==> flow/design.v <==
`timescale 1ns / 1ps
module cordic_single_stage #(parameter m = 6, parameter n = 10, parameter iter_length = 4)(clk, x_in, y_in, z_in, i, atan, x_out, y_out, z_out);
	input clk;
	input signed [m + n - 1:0] x_in, y_in, z_in;
	input signed [m + n - 1:0] atan;
	input [iter_length - 1:0] i;
	output reg [m + n - 1:0] x_out, y_out, z_out;
	reg signed [1:0] d;	
	always @(posedge clk) begin
		d = z_in[m + n - 1] == 1'b0 ? 1 : -1;
		x_out <= x_in - d * (y_in >>> i);
		y_out <= y_in + d * (x_in >>> i);
		z_out <= z_in - d * atan;
	end
endmodule
`timescale 1ns / 1ps
module cordic_pipeline(clk, x0, y0, z0, out_x, out_y, out_z);
	parameter M = 6;
	parameter N = 10;
	parameter ITER_BIT = 4;
	parameter ITER_COUNT = 11;
	input clk;
	input signed [M + N - 1:0] x0;
	input signed [M + N - 1:0] y0;
	input signed [M + N - 1:0] z0;
	output signed [M + N - 1:0] out_x;
	output signed [M + N - 1:0] out_y;
	output signed [M + N - 1:0] out_z;
	reg signed [M + N - 1:0] atan_lut [ITER_COUNT:0];
	initial begin
		atan_lut[0] = 16'b0000001100100100;
		atan_lut[1] = 16'b0000000111011010;
		atan_lut[2] = 16'b0000000011111010;
		atan_lut[3] = 16'b0000000001111111;
		atan_lut[4] = 16'b0000000000111111;
		atan_lut[5] = 16'b0000000000011111;
		atan_lut[6] = 16'b0000000000001111;
		atan_lut[7] = 16'b0000000000000111;
		atan_lut[8] = 16'b0000000000000011;
		atan_lut[9] = 16'b0000000000000001;
		atan_lut[10] = 16'b0000000000000000;
		atan_lut[11] = 16'b0000000000000000;
	end
	wire signed [M + N - 1:0] x_values [ITER_COUNT:0];
	wire signed [M + N - 1:0] y_values [ITER_COUNT:0];
	wire signed [M + N - 1:0] z_values [ITER_COUNT:0];
	assign x_values[0] = x0;
	assign y_values[0] = y0;
	assign z_values[0] = z0;
	genvar i;
	generate
		for (i = 0; i < ITER_COUNT; i = i + 1)
			begin
				cordic_single_stage #(.m(M), .n(N), .iter_length(ITER_BIT)) stage (
					 .clk(clk), 
					 .x_in(x_values[i]), 
					 .y_in(y_values[i]), 
					 .z_in(z_values[i]), 
					 .i(i), 
					 .atan(atan_lut[i]), 
					 .x_out(x_values[i + 1]), 
					 .y_out(y_values[i + 1]), 
					 .z_out(z_values[i + 1])
				);
			end
	endgenerate
	assign out_x = x_values[ITER_COUNT];
	assign out_y = y_values[ITER_COUNT];
	assign out_z = z_values[ITER_COUNT];
endmodule
### Tool chain data of cordic_pipeline

Tool output for the design above, in the order of the flow.
Lines are those of the file above, counted from 1.
The mark - stands for no value.

| design | value |
|---|---|
| top | cordic_pipeline |
| clock port | clk |
| standard-cell library | sky130hd |
| library corner | tt_025C_1v80 |

### Word-level counts

Yosys after proc, flatten, opt, wreduce and memory -nomap, before mapping. Enables and synchronous resets that opt folds into registers are not counted as muxes. Print and check cells are not counted. Equal cells are merged and count once.
Yosys's memory passes give these memory sizes; they may raise the number of words (mostly to a power of two), join words into wider ones and drop unused or constant bits.

| word-level totals | value |
|---|---|
| word-level cells | 111 |
| memories kept | 1 |
| output and inout port bits | 48 |
| register bits | 528 |
| bits of input ports | 49 |
| bits in read-only memories | 160 |

Memories:

| name | depth | bits a word | RTL line | RTL |
|---|---|---|---|---|
| atan_lut | 16 | 10 | 29 | `reg signed [M + N - 1:0] atan_lut [ITER_COUNT:0];` |

| cells by class | value |
|---|---|
| multiply operators | 33 |
| add/subtract/negate cells | 33 |
| multiplexer cells | 11 |

Operators by type and width:

| cell | count |
|---|---|
| 2-bit by 16-bit multiplier with 16-bit output | 13 |
| 16-bit subtractor | 14 |
| 2-bit by 14-bit multiplier with 16-bit output | 2 |
| 2-bit by 15-bit multiplier with 16-bit output | 2 |
| 2-bit by 13-bit multiplier with 15-bit output | 2 |
| 2-bit by 12-bit multiplier with 14-bit output | 2 |
| 2-bit by 11-bit multiplier with 13-bit output | 2 |
| 16-bit adder | 3 |
| 2-bit by 10-bit multiplier with 12-bit output | 2 |
| 2-bit by 9-bit multiplier with 11-bit output | 2 |
| 2-bit by 8-bit multiplier with 10-bit output | 2 |
| 2-bit by 7-bit multiplier with 9-bit output | 2 |
| 2-bit by 6-bit multiplier with 8-bit output | 2 |
| 2-bit 2-to-1 mux | 11 |
| 16-bit by 10-bit adder with 16-bit output | 1 |
| 16-bit by 10-bit subtractor with 16-bit output | 1 |
| 16-bit by 11-bit adder with 16-bit output | 1 |
| 16-bit by 11-bit subtractor with 16-bit output | 1 |
| 16-bit by 12-bit adder with 16-bit output | 1 |
| 16-bit by 12-bit subtractor with 16-bit output | 1 |
| 16-bit by 13-bit adder with 16-bit output | 1 |
| 16-bit by 13-bit subtractor with 16-bit output | 1 |
| 16-bit by 14-bit adder with 16-bit output | 1 |
| 16-bit by 14-bit subtractor with 16-bit output | 1 |
| 16-bit by 15-bit adder with 16-bit output | 1 |
| 16-bit by 15-bit subtractor with 16-bit output | 1 |
| 16-bit by 8-bit adder with 16-bit output | 1 |
| 16-bit by 8-bit subtractor with 16-bit output | 1 |

Not listed: further kinds 2, cells in them 2.

### Logic depth

Depth = most cells in a row (Yosys ltp): at word level without a register or memory, in the mapped netlist without a sequential cell, where the memories' decode and read muxes count.

| depth | value |
|---|---|
| depth after elaboration | 3 |
| ABC_AREA | 0 |
| depth in mapped cells | 15 |
| depth with buffers taken out | 14 |

### Mapped cells and area

The flow's flattened synthesis, as Yosys stat reports it; memories are mapped. The netlist is that of the ABC_AREA named above (0 if unset); the other value can give another one.

| mapped netlist | value |
|---|---|
| area of sequential cells | 10570.1 µm² |
| buffer cells | 71 |
| chip area (Yosys) | 44376.3 µm² |
| cells in the netlist | 4996 |
| mapped flip-flops | 528 |

Cell types:

| type | count | total area (µm²) |
|---|---|---|
| sky130_fd_sc_hd__dfxtp_1 | 528 | 1.06E+04 |
| sky130_fd_sc_hd__ha_1 | 787 | 9.85E+03 |
| sky130_fd_sc_hd__fa_1 | 236 | 4.72E+03 |
| sky130_fd_sc_hd__inv_1 | 832 | 3.12E+03 |
| sky130_fd_sc_hd__xnor2_1 | 346 | 3.03E+03 |
| sky130_fd_sc_hd__a21oi_1 | 348 | 1741.67 |
| sky130_fd_sc_hd__nor2_1 | 416 | 1.56E+03 |
| sky130_fd_sc_hd__xor2_1 | 135 | 1.18E+03 |
| sky130_fd_sc_hd__a21o_1 | 139 | 1.04E+03 |
| sky130_fd_sc_hd__o21ai_0 | 189 | 945.907 |
| sky130_fd_sc_hd__o21a_1 | 76 | 570.547 |
| sky130_fd_sc_hd__nand2_1 | 137 | 514.243 |
| sky130_fd_sc_hd__nand2b_1 | 78 | 487.968 |
| sky130_fd_sc_hd__nor2b_1 | 72 | 450.432 |
| sky130_fd_sc_hd__o21bai_1 | 57 | 427.91 |
| sky130_fd_sc_hd__or2_2 | 57 | 356.592 |
| sky130_fd_sc_hd__nor3_1 | 71 | 355.341 |
| sky130_fd_sc_hd__nand3_1 | 53 | 265.254 |

Not listed: further types 61, cells in them 439.
By module: a second synthesis without flattening, with its own total; a netlist apart from the flattened one above.

| unflattened totals | value |
|---|---|
| cell total of the unflattened synthesis | 8164 |
| area (unflattened synthesis) | 67708.7 µm² |

Rows give one instance, submodules left out.

Modules:

| module | cells | sequential area (µm²) | times used | area (µm²) |
|---|---|---|---|---|
| cordic_single_stage | 742 | 960.9 | 11 | 6154.7 |
| cordic_pipeline | 2 | 0.0 | 1 | 7.5 |

### Worst setup path after synthesis

OpenSTA on the mapped netlist: ideal clock, no wires. The path of least setup slack (recovery checks aside). Input and output delay are each 20% of the period. Register names are those of the netlist, which keeps one name where synthesis merged equal registers.

| path after synthesis | value |
|---|---|
| path kind | input-to-reg |
| start | input z0[15] |
| end | register genblk1[0].stage.x_out[14] |
| delay of the path | 3.195 ns |
| slack | 0.005 ns |
| data required time | 3.928 ns |
| setup time | 0.072 ns |
| arrival | 3.923 ns |
| launch time at the first pin | 0.800 ns |
| stages on the path | 15 |
| period | 4.0 ns |
| input delay | 0.800 ns |
| path buffers | 1 |
| period reached after synthesis | 3.995 ns |

"delay of the path" is the arrival time less input delay plus setup time.
"stages on the path": output pins that drive a net of the path, with the launching flip-flop's if there is one; two outputs of one cell count as two.
"period reached after synthesis" = period - worst setup slack (recovery checks aside). The figure is calculated, with input and output delays left at 20% of the set period.
The rows between start and end are the longest chain of elaborated cells between them; the timing report does not say that the signal goes this way. Where chains are equally long, one stands for them.
A line is the first line of the expression or statement that the cell stems from. Yosys adds cells for indexed reads and writes and turns some case tables into memories.

| on the way, after synthesis | value |
|---|---|
| path through | sky130_fd_sc_hd__inv_1 > sky130_fd_sc_hd__clkbuf_1 > sky130_fd_sc_hd__nor2_1 > sky130_fd_sc_hd__ha_1 > sky130_fd_sc_hd__fa_1 > sky130_fd_sc_hd__inv_1 > sky130_fd_sc_hd__ha_1 > sky130_fd_sc_hd__a21o_1 > sky130_fd_sc_hd__a21oi_2 > sky130_fd_sc_hd__o21bai_1 > sky130_fd_sc_hd__a2111o_1 > sky130_fd_sc_hd__and3_4 > sky130_fd_sc_hd__or2_4 > sky130_fd_sc_hd__a221oi_2 > sky130_fd_sc_hd__xnor2_1 |
| cells in the longest elaborated chain | 3 |
| elaborated cells between the ends (all ways) | 3 |
| RTL lines with such cells | 2 |
| those cells by class | add/sub: 1; mul: 1; mux: 1 |

RTL lines, path after synthesis:

| element | RTL line | RTL |
|---|---|---|
| start: declaration | 25 | `input signed [M + N - 1:0] z0;` |
| 2-bit 2-to-1 mux | 10 | `d = z_in[m + n - 1] == 1'b0 ? 1 : -1;` |
| 2-bit by 16-bit multiplier with 16-bit output | 11 | `x_out <= x_in - d * (y_in >>> i);` |
| 16-bit subtractor | 11 |  |
| end: assignment | 11 |  |
| end: declaration | 7 | `output reg [m + n - 1:0] x_out, y_out, z_out;` |

### Worst path after layout

Path of least setup slack in the final report of run 1 (OpenROAD, finished layout, wires in). Where an end is a register, its clock arrival counts in the times.

| path post-layout | value |
|---|---|
| path kind | reg-to-reg |
| start | register genblk1[3].stage.z_out[15] |
| end | register genblk1[4].stage.x_out[14] |
| data required time | 5.48 ns |
| slack | 0.76 ns |
| setup time | 0.09 ns |
| launch time at the first pin | 0.63 ns |
| stages on the path | 16 |
| period | 4.91 ns |
| arrival | 4.73 ns |
| path buffers | 1 |

The rows between start and end are the longest chain of elaborated cells between them; the timing report does not say that the signal goes this way. Where chains are equally long, one stands for them.

| on the way, post-layout | value |
|---|---|
| path through | sky130_fd_sc_hd__dfxtp_1 > sky130_fd_sc_hd__inv_1 > sky130_fd_sc_hd__nor2_1 > sky130_fd_sc_hd__ha_1 > sky130_fd_sc_hd__fa_1 > sky130_fd_sc_hd__inv_1 > sky130_fd_sc_hd__ha_1 > sky130_fd_sc_hd__nor2b_1 > sky130_fd_sc_hd__o21ai_0 > sky130_fd_sc_hd__a21oi_1 > sky130_fd_sc_hd__a2111oi_0 > sky130_fd_sc_hd__buf_4 > sky130_fd_sc_hd__o32ai_1 > sky130_fd_sc_hd__o21ai_1 > sky130_fd_sc_hd__mux2i_1 > sky130_fd_sc_hd__a21o_1 |
| cells in the longest elaborated chain | 3 |
| elaborated cells between the ends (all ways) | 3 |
| RTL lines with such cells | 2 |
| those cells by class | add/sub: 1; mul: 1; mux: 1 |

RTL lines, path post-layout:

| element | RTL line | RTL |
|---|---|---|
| start: declaration | 7 | `output reg [m + n - 1:0] x_out, y_out, z_out;` |
| start: assignment | 13 | `z_out <= z_in - d * atan;` |
| 2-bit 2-to-1 mux | 10 | `d = z_in[m + n - 1] == 1'b0 ? 1 : -1;` |
| 2-bit by 12-bit multiplier with 14-bit output | 11 | `x_out <= x_in - d * (y_in >>> i);` |
| 16-bit by 14-bit subtractor with 16-bit output | 11 |  |
| end: assignment | 11 |  |
| end: declaration | 7 |  |

==> runs of cordic_pipeline <==
Settings and measured results of 4 stored flow runs for module cordic_pipeline (sky130hd), not sorted in any way. The constraints put input and output delay at 20% of the set period each and load the outputs with 0.01 pF.
"time on the worst setup path" means the part of the period allowed to the worst setup path (the constraints hold back 20% at inputs and 20% at outputs) less its slack; where the path has registers, the arrival times of their clocks count too.
Settings: . = not set for that run.

| run | CELL_PAD_IN_SITES_GLOBAL_PLACEMENT | CORE_ASPECT_RATIO | CORE_MARGIN | CORE_UTILIZATION | CTS_CLUSTER_DIAMETER | CTS_CLUSTER_SIZE | GPL_ROUTABILITY_DRIVEN | HOLD_SLACK_MARGIN | MAX_ROUTING_LAYER | PLACE_DENSITY_LB_ADDON | TNS_END_PERCENT | period_ns | CAP_MARGIN | SLEW_MARGIN | ABC_AREA | area of the standard cells in the finished layout (µm²) | total die area (µm²) | cell area after synthesis (µm²) | sum of negative setup slack (ns) | time on the worst setup path (ns) | worst setup path type | utilization after routing (%) | setup slack of the worst path (ns) |
|---|---|---|---|---|---|---|---|---|---|---|---|---|---|---|---|---|---|---|---|---|---|---|---|
| run 1 | 3 | 1.43 | 9 | 22 | 156 | 27 | 1 | 0.19 | met4 | 0.27 | 80 | 4.91 | 20 | 20 | . | 49466.2 | 218462.0 | 44376.3 | 0.000 | 4.15 | reg-to-reg | 24.7 | 0.757 |
| run 2 | . | . | 9 | 31 | . | . | 0 | . | . | 0.17 | . | 4.0 | 20 | 20 | . | 50634.8 | 157093.0 | 44376.3 | 0.000 | 2.95 | input-to-reg | 35.7 | 0.252 |
| run 3 | 3 | 1.43 | 9 | 22 | 156 | 27 | 0 | 0.19 | met4 | 0.27 | 80 | 4.48 | 20 | 20 | 1 | 54387.2 | 241398.0 | 49229.7 | 0.000 | 3.20 | reg-to-reg | 24.4 | 1.285 |
| run 4 | . | . | 2 | 40 | . | . | . | . | . | . | . | 4.0 | 20 | 20 | . | 49815.3 | 113620.0 | 44376.3 | 0.000 | 2.95 | input-to-reg | 45.1 | 0.252 |
